==> flow/design.v <==
module CPU_6507(
	output [12:0] addr_bus,
	output reg [7:0] d_out,
	input [7:0] d_in,
	output reg wenb,
	input clk,
	input rstb,
	input rdy
);
reg [7:0] A;
reg [7:0] X;
reg [7:0] Y;
reg carry;
reg intr_disable;
reg overflow;
reg decimal;
reg [7:0] stack_ptr;
reg negative;
reg zero;
reg [15:0] PC;
reg [15:0] full_addr;
assign addr_bus = full_addr[12:0];
reg [7:0] addr_in_buff;
reg [7:0] I;
reg is_reset;
reg [3:0] phase;
wire [7:0] instr = phase == 1 ? d_in : I;
wire isNOP = instr == 8'hEA;
wire isLoadOrStore = instr[7:6] == 2'b10 && !isNOP && !(
		instr == 8'h90 ||
		instr == 8'hB0 ||
		instr[3:0] == 4'h8 ||
		instr[3:0] == 4'hA
	);
wire isLoad = isLoadOrStore && instr[5];
wire isStore = isLoadOrStore && !instr[5];
wire isJSR = instr == 8'h20;
wire isRTS = instr == 8'h60;
wire isRTI = instr == 8'h40;
wire isTransfer = instr == 8'h98 || instr == 8'hA8 || (instr[3:0] == 4'hA && instr[7:6] == 2'b10);
wire isBranch = instr[4:0] == 5'h10;
wire isJump = instr == 8'h4C || instr == 8'h6C;
wire isStack = ~instr[7] && instr[4:0] == 5'h08;
wire pull = instr[5];
wire isSpecial = (~instr[7] && instr[4:0] == 5'h18) || instr == 8'hB8 || instr == 8'hD8 || instr == 8'hF8;
wire isArith = !isLoadOrStore && !isNOP && !isTransfer && !isBranch && !isJump && !isTransfer && !isStack && !isSpecial;
wire isBreak = instr == 8'h00;
wire isImplied = instr[3:0] == 4'hA || instr[3:0] == 4'h8;
wire isImmediate = instr[4:0] == 5'h09 || instr[3:0] == 4'h02 || (instr[7] && ~instr[4] && instr[3:0] == 0); 
wire isIndexed = instr[4];
wire indexedByY = instr[3:0] == 4'h1 || instr[3:0] == 4'h9 || instr == 8'h96 || instr == 8'hB6 || instr == 8'hBE;
wire indexedIndirect = instr[4:0] == 5'h01;
wire indirectIndexed = instr[4:0] == 5'h11;
wire zeropage = (indexedIndirect || indirectIndexed || instr[3:2] == 2'b01) && !isImplied;
wire addr16 = !isImmediate && (instr[3:0] == 4'h9 || instr[3:2] == 2'b11 || instr == 8'h20) && !isImplied;
wire isCompare = (instr[7:5] == 3'b110 && instr[1:0] == 2'b01) || instr[3:0] == 4'h4 || instr[3:0] == 4'h0 || instr[3:0] == 4'hC;
wire isBit = instr == 8'h2C || instr == 8'h24;
wire [7:0] ALU_in1 = ~instr[0] && instr[3:0] != 4'hA && ~instr[7] ? d_in : (  
		instr[7] && instr[1:0] == 2'b00 ? (instr[5] ? X : Y) : (
		instr[7] && instr[1:0] == 2'b01 ? A : (
		(instr[7] && instr[1:0] == 2'b10 && instr != 8'hCA) || isBit ? d_in : (
		instr == 8'hCA ? X : (instr == 8'h88 ? Y : A)
	))));
wire [7:0] ALU_in2 = d_in;
wire [7:0] ALU_nin2 = ~d_in;
reg [8:0] ALU_res;
wire [7:0] ALU_sub = ALU_in1 - ALU_in2;
wire [7:0] ALU_sbc = ALU_sub - !carry;
wire [3:0] ALU_opsel = {instr[0], instr[7:5]};
wire [8:0] CMP_res = {1'b0, ALU_in1} + {1'b0, ALU_nin2} + 9'd1;
always @(*) begin
	case(ALU_opsel)
		0: ALU_res <= {ALU_in1, 1'b0};
		1: ALU_res <= {ALU_in1, carry};
		2: ALU_res <= {ALU_in1[0], 1'b0, ALU_in1[7:1]};
		3: ALU_res <= {ALU_in1[0], carry, ALU_in1[7:1]};
		4: ALU_res <= {carry, ALU_in1 - 1'b1};
		5: ALU_res <= {carry, ALU_in1};
		6: ALU_res <= instr == 8'hC8 ? {carry, ALU_in1 + 1'b1} : {carry, ALU_in1 - 1'b1};
		7: ALU_res <= {carry, ALU_in1 + 1'b1};
		8: ALU_res <= {carry, ALU_in1 | ALU_in2};
		9: ALU_res <= {carry, ALU_in1 & ALU_in2};
		10: ALU_res <= {carry, ALU_in1 ^ ALU_in2};
		11: ALU_res <= ALU_in1 + ALU_in2 + carry;
		12: ALU_res <= {carry, ALU_in1};
		13: ALU_res <= {carry, ALU_in1};
		14: ALU_res <= ALU_in1 + ALU_nin2 + 1'b1;
		15: ALU_res <= ALU_in1 + ALU_nin2 + carry;
	endcase
end
wire toA = !isLoadOrStore && !isCompare && (
		instr[3:0] == 4'h1 ||
		instr[3:0] == 4'h5 ||
		instr[3:0] == 4'h9 ||
		(instr[3:0] == 4'hA && ~instr[7]) ||
		instr[3:0] == 4'hD
	);
wire toY = instr == 8'hC8 || instr == 8'h88;
wire toX = instr == 8'hE8 || instr == 8'hCA;
wire toMem = (instr[3:0] == 4'hE || instr[3:0] == 4'h6) && !isLoadOrStore;
wire loadstoreTargetA = instr[1:0] == 2'b01;
wire loadstoreTargetX = instr[1:0] == 2'b10;
wire loadstoreTargetY = instr[1:0] == 2'b00;
wire [7:0] status_word = {negative, overflow, 1'b0, 1'b0, decimal, intr_disable, zero, carry};
reg should_branch;
always @(*) begin
	case(instr[7:5])
		0: should_branch <= negative == 1'b0;
		1: should_branch <= negative == 1'b1;
		2: should_branch <= overflow == 1'b0;
		3: should_branch <= overflow == 1'b1;
		4: should_branch <= carry == 1'b0;
		5: should_branch <= carry == 1'b1;
		6: should_branch <= zero == 1'b0;
		7: should_branch <= zero == 1'b1;
	endcase
end
wire [2:0] transfer_idx = {instr[1], instr[5:4]};
reg [7:0] transfer_source;
always @(*) begin
	case(transfer_idx)
		1: transfer_source <= Y;
		2: transfer_source <= A;
		4: transfer_source <= X;
		5: transfer_source <= X;
		6: transfer_source <= A;
		7: transfer_source <= stack_ptr;
		default: transfer_source <= A;
	endcase
end
always @(posedge clk) begin
	if(!rstb) begin
		d_out <= 8'h00;
		full_addr <= 16'h0000;
		phase <= 2;
		is_reset <= 1'b1;
		I <= 8'h00;  
		wenb <= 1'b1;
		carry <= 1'b0;
		addr_in_buff <= 8'h00;
		intr_disable <= 1'b1;
		overflow <= 1'b0;
		decimal <= 1'b0;
		stack_ptr <= 8'h00;
		negative <= 1'b0;
		A <= 8'h00;
		X <= 8'h00;
		Y <= 8'h00;
		zero <= 1'b1;
	end else if(rdy) begin
		phase <= phase + 1;
		if(phase == 0) begin
			wenb <= 1'b1;
			full_addr <= PC;
			PC <= PC + 1;
		end else if(phase == 1) begin
			I <= d_in;
			if(isNOP) begin
				phase <= 0;
			end else if(isStack) begin
				if(pull) begin
					full_addr <= {8'h01, stack_ptr + 1'b1};
					stack_ptr <= stack_ptr + 1'b1;
					wenb <= 1'b1;
					phase <= 4;
				end else begin
					full_addr <= {8'h01, stack_ptr};
					stack_ptr <= stack_ptr - 1'b1;
					wenb <= 1'b0;
					d_out <= instr[6] ? A : status_word;
					phase <= 0;
				end
			end else if(isSpecial) begin
				case(instr[7:5])
					0: carry <= 1'b0;
					1: carry <= 1'b1;
					2: intr_disable <= 1'b0;
					3: intr_disable <= 1'b1;
					5: overflow <= 1'b0;
					6: decimal <= 1'b0;
					7: decimal <= 1'b1;
				endcase
				phase <= 0;
			end else if(isRTS || isRTI) begin
				phase <= isRTS ? 14 : 13;
				full_addr <= {8'h01, stack_ptr + 1'b1};
				stack_ptr <= stack_ptr + 1;
				wenb <= 1'b1;
			end else if(isTransfer) begin
				case(transfer_idx)
					1: A <= transfer_source;
					2: Y <= transfer_source;
					4: A <= transfer_source;
					5: stack_ptr <= transfer_source;
					6: X <= transfer_source;
					7: X <= transfer_source;
				endcase
				if(transfer_idx != 5) begin
					negative <= transfer_source[7];
					zero <= transfer_source == 8'h00;
				end
				phase <= 0;
			end else begin
				if(isImmediate || isBranch) begin
					full_addr <= PC;
					PC <= PC + 1;
					phase <= 4;
				end
				if(zeropage || addr16 || isJump || isJSR) begin
					full_addr <= PC;
					PC <= PC + 1;
				end
			end
		end else if(phase == 2) begin
			if(isBreak) begin
				full_addr <= 16'hFFFC | (~is_reset << 1);
			end else begin
				if(zeropage) begin
					if(indexedIndirect) begin
						full_addr <= {8'h00, d_in + X};
						phase <= 8;
					end else if(indirectIndexed) begin
						full_addr <= {8'h00, d_in};
						phase <= 8;
					end else if(isIndexed) begin
						full_addr <= {8'h00, d_in + (indexedByY ? Y : X)};
						phase <= 4;
					end else begin
						full_addr <= {8'h00, d_in};
						phase <= 4;
					end
				end
				if(addr16 || isJump || isJSR) begin
					addr_in_buff <= d_in;
					full_addr <= PC;
					PC <= PC + 1;
					if(isJSR) begin
						phase <= 10;
					end
				end
			end
		end else if(phase == 3) begin
			if(isBreak) begin
				addr_in_buff <= d_in;
				full_addr <= full_addr | 1;
			end else if(addr16 || isJump) begin
				if(instr == 8'h6C) begin
					full_addr <= {d_in, addr_in_buff};
					phase <= 8;
				end else if(isIndexed) begin
					full_addr <= {d_in, addr_in_buff} + (indexedByY ? Y : X);
				end else begin
					full_addr <= {d_in, addr_in_buff};
				end
			end
		end else if(phase == 4) begin
			phase <= 0;
			if(isBreak) begin
				if(is_reset) begin
					PC <= {d_in, addr_in_buff};
				end else begin
					phase <= 10;
				end
				is_reset <= 1'b0;
			end else if(isStack) begin
				if(instr[6]) begin
					A <= d_in;
					negative <= d_in[7];
					zero <= d_in == 8'h00;
				end else begin
					negative <= d_in[7];
					overflow <= d_in[6];
					decimal <= d_in[3];
					intr_disable <= d_in[2];
					zero <= d_in[1];
					carry <= d_in[0];
				end
			end else if(isJump) begin
				PC <= full_addr;
			end else if(isBranch) begin
				if(should_branch) begin
					PC <= PC + {d_in[7], d_in[7], d_in[7], d_in[7], d_in[7], d_in[7], d_in[7], d_in[7], d_in};
				end
			end else if(isBit) begin
				negative <= ALU_in1[7];
				overflow <= ALU_in1[6];
				zero <= (A & d_in) == 8'h00;
			end else if(isLoadOrStore) begin
				if(isLoad) begin
					if(loadstoreTargetA) begin
						A <= d_in;
					end else if(loadstoreTargetX) begin
						X <= d_in;
					end else if(loadstoreTargetY) begin
						Y <= d_in;
					end
					negative <= d_in[7];
					zero <= d_in == 8'h00;
				end else if(isStore) begin
					if(loadstoreTargetA) begin
						d_out <= A;
					end else if(loadstoreTargetX) begin
						d_out <= X;
					end else if(loadstoreTargetY) begin
						d_out <= Y;
					end
					wenb <= 1'b0;
				end
			end else if(toMem) begin
				d_out <= ALU_res[7:0];
				wenb <= 1'b0;
				negative <= ALU_res[7];
				zero <= ALU_res[7:0] == 0;
				if(~instr[7]) begin
					carry <= ALU_res[8];
				end
			end else if(toA) begin
				A <= ALU_res[7:0];
				carry <= ALU_res[8];
				zero <= ALU_res[7:0] == 0;
				negative <= ALU_res[7];
				if(ALU_opsel == 4'd11 || ALU_opsel == 4'd15) begin
					overflow <= (ALU_in1[7] == (ALU_opsel == 4'd11 ? ALU_in2[7] : ALU_nin2[7])) && (ALU_res[7] != ALU_in1[7]);
				end
			end else if(toX) begin
				X <= ALU_res[7:0];
				zero <= ALU_res[7:0] == 0;
				negative <= ALU_res[7];
			end else if(toY) begin
				Y <= ALU_res[7:0];
				zero <= ALU_res[7:0] == 0;
				negative <= ALU_res[7];
			end else if(isCompare) begin
				carry <= CMP_res[8];
				zero <= CMP_res[7:0] == 0;
				negative <= CMP_res[7];
			end
		end else if(phase == 8) begin
			addr_in_buff <= d_in;
			full_addr <= {full_addr[15:8], full_addr[7:0] + 1'b1};
			wenb <= 1'b1;
		end else if(phase == 9) begin
			if(indirectIndexed) begin
				full_addr <= {d_in, addr_in_buff} + Y;
			end else begin
				full_addr <= {d_in, addr_in_buff};
			end
			phase <= 4;
		end else if(phase == 10) begin
			full_addr <= {8'h01, stack_ptr};
			d_out <= PC[15:8];
			PC[15:8] <= d_in;
			wenb <= 1'b0;
			stack_ptr <= stack_ptr - 1;
		end else if(phase == 11) begin
			full_addr <= {8'h01, stack_ptr};
			d_out <= PC[7:0];
			PC[7:0] <= addr_in_buff;
			wenb <= 1'b0;
			stack_ptr <= stack_ptr - 1;
			if(!isBreak) begin
				phase <= 0;
			end
		end else if(phase == 12) begin
			full_addr <= {8'h01, stack_ptr};
			d_out <= status_word;
			wenb <= 1'b0;
			stack_ptr <= stack_ptr - 1;
			phase <= 0;
			intr_disable <= 1'b1;
		end else if(phase == 13) begin
			negative <= d_in[7];
			overflow <= d_in[6];
			decimal <= d_in[3];
			intr_disable <= d_in[2];
			zero <= d_in[1];
			carry <= d_in[0];
			full_addr <= {8'h01, stack_ptr + 1'b1};
			stack_ptr <= stack_ptr + 1;
			wenb <= 1'b1;
		end else if(phase == 14) begin
			PC[7:0] <= d_in;
			full_addr <= {8'h01, stack_ptr + 1'b1};
			stack_ptr <= stack_ptr + 1;
			wenb <= 1'b1;
		end else if(phase == 15) begin
			PC[15:8] <= d_in;
			full_addr <= {8'h01, stack_ptr + 1'b1};
			wenb <= 1'b1;
			phase <= 0;
		end else begin
			phase <= 0;
		end
	end
end
endmodule
# Step by step through the tools: CPU_6507
# The steps from the RTL of CPU_6507 to its reports follow in flow order.
# Lines are those of the file above, counted from 1.
# Operators: Yosys type, input widths -> output width; for muxes data width and select width s.
# Cell names lack the library's common part.
# A cell with n/a has no value.
# inputs
top	CPU_6507
clock_port	clk
cell_library	sky130hd
lib_corner	tt_025C_1v80

# Word level
# Source: Yosys, flattened and elaborated, memories not mapped. Widths are those after wreduce. Registers that Yosys merges into a memory's read port (data or address) are not register bits. Print and check cells do not count.
# bits
out_inout_bits	22
elab_cells	808
register_bits	100
# op_classes
bitwise	17
equal	211
addsub	21
reduce_and_logical	119
mux	419
# op_table
cell	count
$mux 8	186
$mux 16	28
$mux 1	167
$pmux 9 s14	1
$eq 8x8->1 const B	15
$mux 4	30
$eq 4x4->1 const B	22
$ne 5x5->1 const B	16
$ne 6x6->1 const B	13
$reduce_and 22->1	3
$ne 3x3->1 const B	21
$ne 4x4->1 const B	14
$reduce_and 24->1	2
$logic_not 8->1	6
$reduce_and 21->1	2
$logic_or 1x1->1	40
$add 16x8->16	2
$reduce_and 16->1	2
$ne 2x2->1 const B	16
$eq 4x3->1 const B	8
$add 8x1->8 const B	4
$eq 8x7->1 const B	4
$ne 7x7->1 const B	4
$add 8x8->9	3
$logic_and 1x1->1	24
$ne 3x1->1 const B	8
$eq 3x3->1 const B	8
$sub 8x1->8 const B	3
# Not listed: further kinds 64, cells in them 135.

# Depth
# Depth = most cells in a row (Yosys ltp): at word level without a register or memory, in the mapped netlist without a sequential cell, where the memories' decode and read muxes count.
# logic_depth
depth_word	28
ABC_AREA	0
depth_mapped	25
mapped_depth_nobuf	22

# Mapped cells and area
# Yosys stat after the flow's synthesis: flattened, memories mapped to cells. It holds for the ABC_AREA given above (unset counts as 0); a run with the other value may have another netlist.
# The area totals of this step are shown rounded.
# mapped
cells	2084
yosys_area_um2	14680
buf_cells	167
ffs	100
seq_area_um2	2162
# types
cell	count
dfxtp_1	84
ha_1	83
a21oi_1	172
nand2_1	217
nor2_1	202
o21ai_0	133
xnor2_1	65
edfxtp_1	16
clkbuf_1	121
mux2i_1	44
nand3_1	72
a211oi_1	47
nor3_1	66
xor2_1	37
o221ai_1	33
o211ai_1	36
a221oi_1	29
inv_1	63
# Not listed: further types 91, cells in them 564.

# Worst setup path after synthesis
# Path of least setup slack by OpenSTA after synthesis, without wires, with an ideal clock, recovery checks aside; 20% of the period is set as input and as output delay. Where synthesis merged equal registers, the netlist keeps one of their names.
# synth_timing
kind	input port to flip-flop
start	in d_in[2]
end	reg Y[7]
setup_slack_ns	2.244
t_arrival_ns	6.634
path_delay_ns	4.956
setup_ns	0.122
period_ns	9.0
t_first_pin_ns	1.800
t_required_ns	8.878
path_stages	23
period_less_setup_slack_ns	6.756
# "path_delay_ns" = arrival - input delay + setup time.
# "path_stages": output pins that drive a net of the path, with the launching flip-flop's if there is one; two outputs of one cell count as two.
# "period_less_setup_slack_ns" is the clock period less the worst setup slack; recovery checks do not enter. This is arithmetic on one report: input and output delays are still those of the set period (20% each).
# The rows between start and end are the longest chain of elaborated cells between them; the timing report does not say that the signal goes this way. Where chains are equally long, one stands for them.
# A line is the first line of the expression or statement that the cell stems from. Yosys adds cells for indexed reads and writes and turns some case tables into memories.
# At most two assigning lines are given for a register; there are more.
# synth_via
cell_sequence	buf_2 or4b_4 buf_6 or4_4 buf_6 a21bo_1 nand3_1 a31oi_2 nor2_1 ha_1 clkbuf_1 a21o_1 a21oi_1 o21ai_0 xnor2_1 a41o_1 a21oi_1 o32a_1 a211oi_1 and2_1 buf_6 a211oi_1 o311a_1
elab_chain_len	25
cone_cells	133
# synth_lines
item	line	source
start: declaration	4	input [7:0] d_in,
$mux 8	27	wire [7:0] instr = phase == 1 ? d_in : I;
$eq 8x8->1	62	instr == 8'hCA ? X : (instr == 8'h88 ? Y : A)
$mux 8 (2 in a row)	62
$mux 8	61	(instr[7] && instr[1:0] == 2'b10 && instr != 8'hCA) || isBit ? d_in : (
$mux 8	60	instr[7] && instr[1:0] == 2'b01 ? A : (
$mux 8	59	instr[7] && instr[1:0] == 2'b00 ? (instr[5] ? X : Y) : (
$mux 8	58	wire [7:0] ALU_in1 = ~instr[0] && instr[3:0] != 4'hA && ~instr[7] ? d_in : (
(+10 left out)	n/a
$mux 8	278	end else if(isJump) begin
$mux 8	265	end else if(isStack) begin
$mux 8	258	if(isBreak) begin
$mux 8	256	end else if(phase == 4) begin
$mux 8	242	end else if(phase == 3) begin
$mux 8	214	end else if(phase == 2) begin
$mux 8	156	end else if(phase == 1) begin
end: assignment	192	2: Y <= transfer_source;
end: assignment	295	Y <= d_in;
end: declaration	12	reg [7:0] Y;

# Worst path after layout
# Path of least setup slack in the final report of run 1 (OpenROAD, finished layout, wires in). Where an end is a register, its clock arrival counts in the times.
# layout_timing
kind	input port to flip-flop
start	in d_in[4]
end	reg negative
period_ns	6.09
t_required_ns	6.41
setup_ns	0.08
t_first_pin_ns	1.22
setup_slack_ns	0.16
t_arrival_ns	6.24
path_stages	24
# The rows between start and end are the longest chain of elaborated cells between them; the timing report does not say that the signal goes this way. Where chains are equally long, one stands for them.
# At most two assigning lines are given for a register; there are more.
# layout_via
cell_sequence	clkdlybuf4s50_1 buf_6 buf_12 nor4b_1 nand4_1 a32oi_2 buf_4 a21oi_1 o41ai_4 ha_1 a21oi_1 o31ai_4 a21oi_2 xor2_1 buf_4 a41o_1 a21oi_2 o32a_1 a211oi_2 buf_4 and2_4 buf_4 a2111o_1 a221oi_2
elab_chain_len	25
cone_cells	112
# layout_lines
item	line	source
start: declaration	4	input [7:0] d_in,
$mux 8	27	wire [7:0] instr = phase == 1 ? d_in : I;
$eq 8x8->1	62	instr == 8'hCA ? X : (instr == 8'h88 ? Y : A)
$mux 8 (2 in a row)	62
$mux 8	61	(instr[7] && instr[1:0] == 2'b10 && instr != 8'hCA) || isBit ? d_in : (
$mux 8	60	instr[7] && instr[1:0] == 2'b01 ? A : (
$mux 8	59	instr[7] && instr[1:0] == 2'b00 ? (instr[5] ? X : Y) : (
$mux 8	58	wire [7:0] ALU_in1 = ~instr[0] && instr[3:0] != 4'hA && ~instr[7] ? d_in : (
(+10 left out)	n/a
$mux 1	278	end else if(isJump) begin
$mux 1	265	end else if(isStack) begin
$mux 1	258	if(isBreak) begin
$mux 1	256	end else if(phase == 4) begin
$mux 1	242	end else if(phase == 3) begin
$mux 1	214	end else if(phase == 2) begin
$mux 1	156	end else if(phase == 1) begin
end: assignment	199	negative <= transfer_source[7];
end: assignment	268	negative <= d_in[7];
end: declaration	18	reg negative;

--- measured runs ---
Module CPU_6507, platform sky130hd: 2 stored runs of the flow (Yosys, OpenROAD) with differing settings, in no particular order. Input and output delays are each 20% of the period that was set; the output load is 0.01 pF.
"power.total_w" is the tool's figure for a default switching activity; nothing was simulated.
Results are given in rounded form.

Run 1, flow files:
==> flow/run.sh <==
#!/bin/bash
# the make line also repeats the synthesis and layout settings of config.mk as NAME=value (left out here)
make -C /OpenROAD-flow-scripts/flow DESIGN_CONFIG=/design/flow/config.mk WORK_HOME=/design/flow/orfs CLKGATE_MAP_FILE= finish
==> flow/config.mk <==
export PLATFORM = sky130hd
export DESIGN_NAME = CPU_6507
export DESIGN_NICKNAME = CPU_6507
export VERILOG_FILES = /design/flow/design.v
export SDC_FILE = /design/flow/constraint.sdc
export NUM_CORES = 4
export LEC_CHECK = 0
export CAP_MARGIN = 20
export CORE_MARGIN = 2
export CORE_UTILIZATION = 40
export SLEW_MARGIN = 20
==> flow/constraint.sdc <==
create_clock -name core_clock -period 6.09 [get_ports {clk}]
set_input_delay 1.2180 -clock core_clock [delete_from_list [all_inputs] [get_ports {clk}]]
set_output_delay 1.2180 -clock core_clock [all_outputs]
set_load 0.01 [all_outputs]

==> results of run 1, as CSV <==
result,value
die_area_um2,38260
yosys.chip_area_um2,14680
power.total_w,0.004832
layout_utilization_pct,48.5
tns_ns,0.000
hold_ws_ns,0.479
worstSetupSlack_ns,0.164
post_route_stdcell_area_um2,17640

Run 2, flow files:
==> flow/run.sh <==
#!/bin/bash
# the make line also repeats the synthesis and layout settings of config.mk as NAME=value (left out here)
make -C /OpenROAD-flow-scripts/flow DESIGN_CONFIG=/design/flow/config.mk WORK_HOME=/design/flow/orfs CLKGATE_MAP_FILE= finish
==> flow/config.mk <==
export PLATFORM = sky130hd
export DESIGN_NAME = CPU_6507
export DESIGN_NICKNAME = CPU_6507
export VERILOG_FILES = /design/flow/design.v
export SDC_FILE = /design/flow/constraint.sdc
export NUM_CORES = 4
export LEC_CHECK = 0
export CAP_MARGIN = 20
export CORE_MARGIN = 2
export CORE_UTILIZATION = 40
export SLEW_MARGIN = 20
==> flow/constraint.sdc <==
create_clock -name core_clock -period 8.2 [get_ports {clk}]
set_input_delay 1.6400 -clock core_clock [delete_from_list [all_inputs] [get_ports {clk}]]
set_output_delay 1.6400 -clock core_clock [all_outputs]
set_load 0.01 [all_outputs]

==> results of run 2, as CSV <==
result,value
tns_ns,0.000
power.total_w,0.003163
post_route_stdcell_area_um2,15750
yosys.chip_area_um2,14680
layout_utilization_pct,43.3
worstSetupSlack_ns,0.614
die_area_um2,38260
hold_ws_ns,0.480
--- end ---
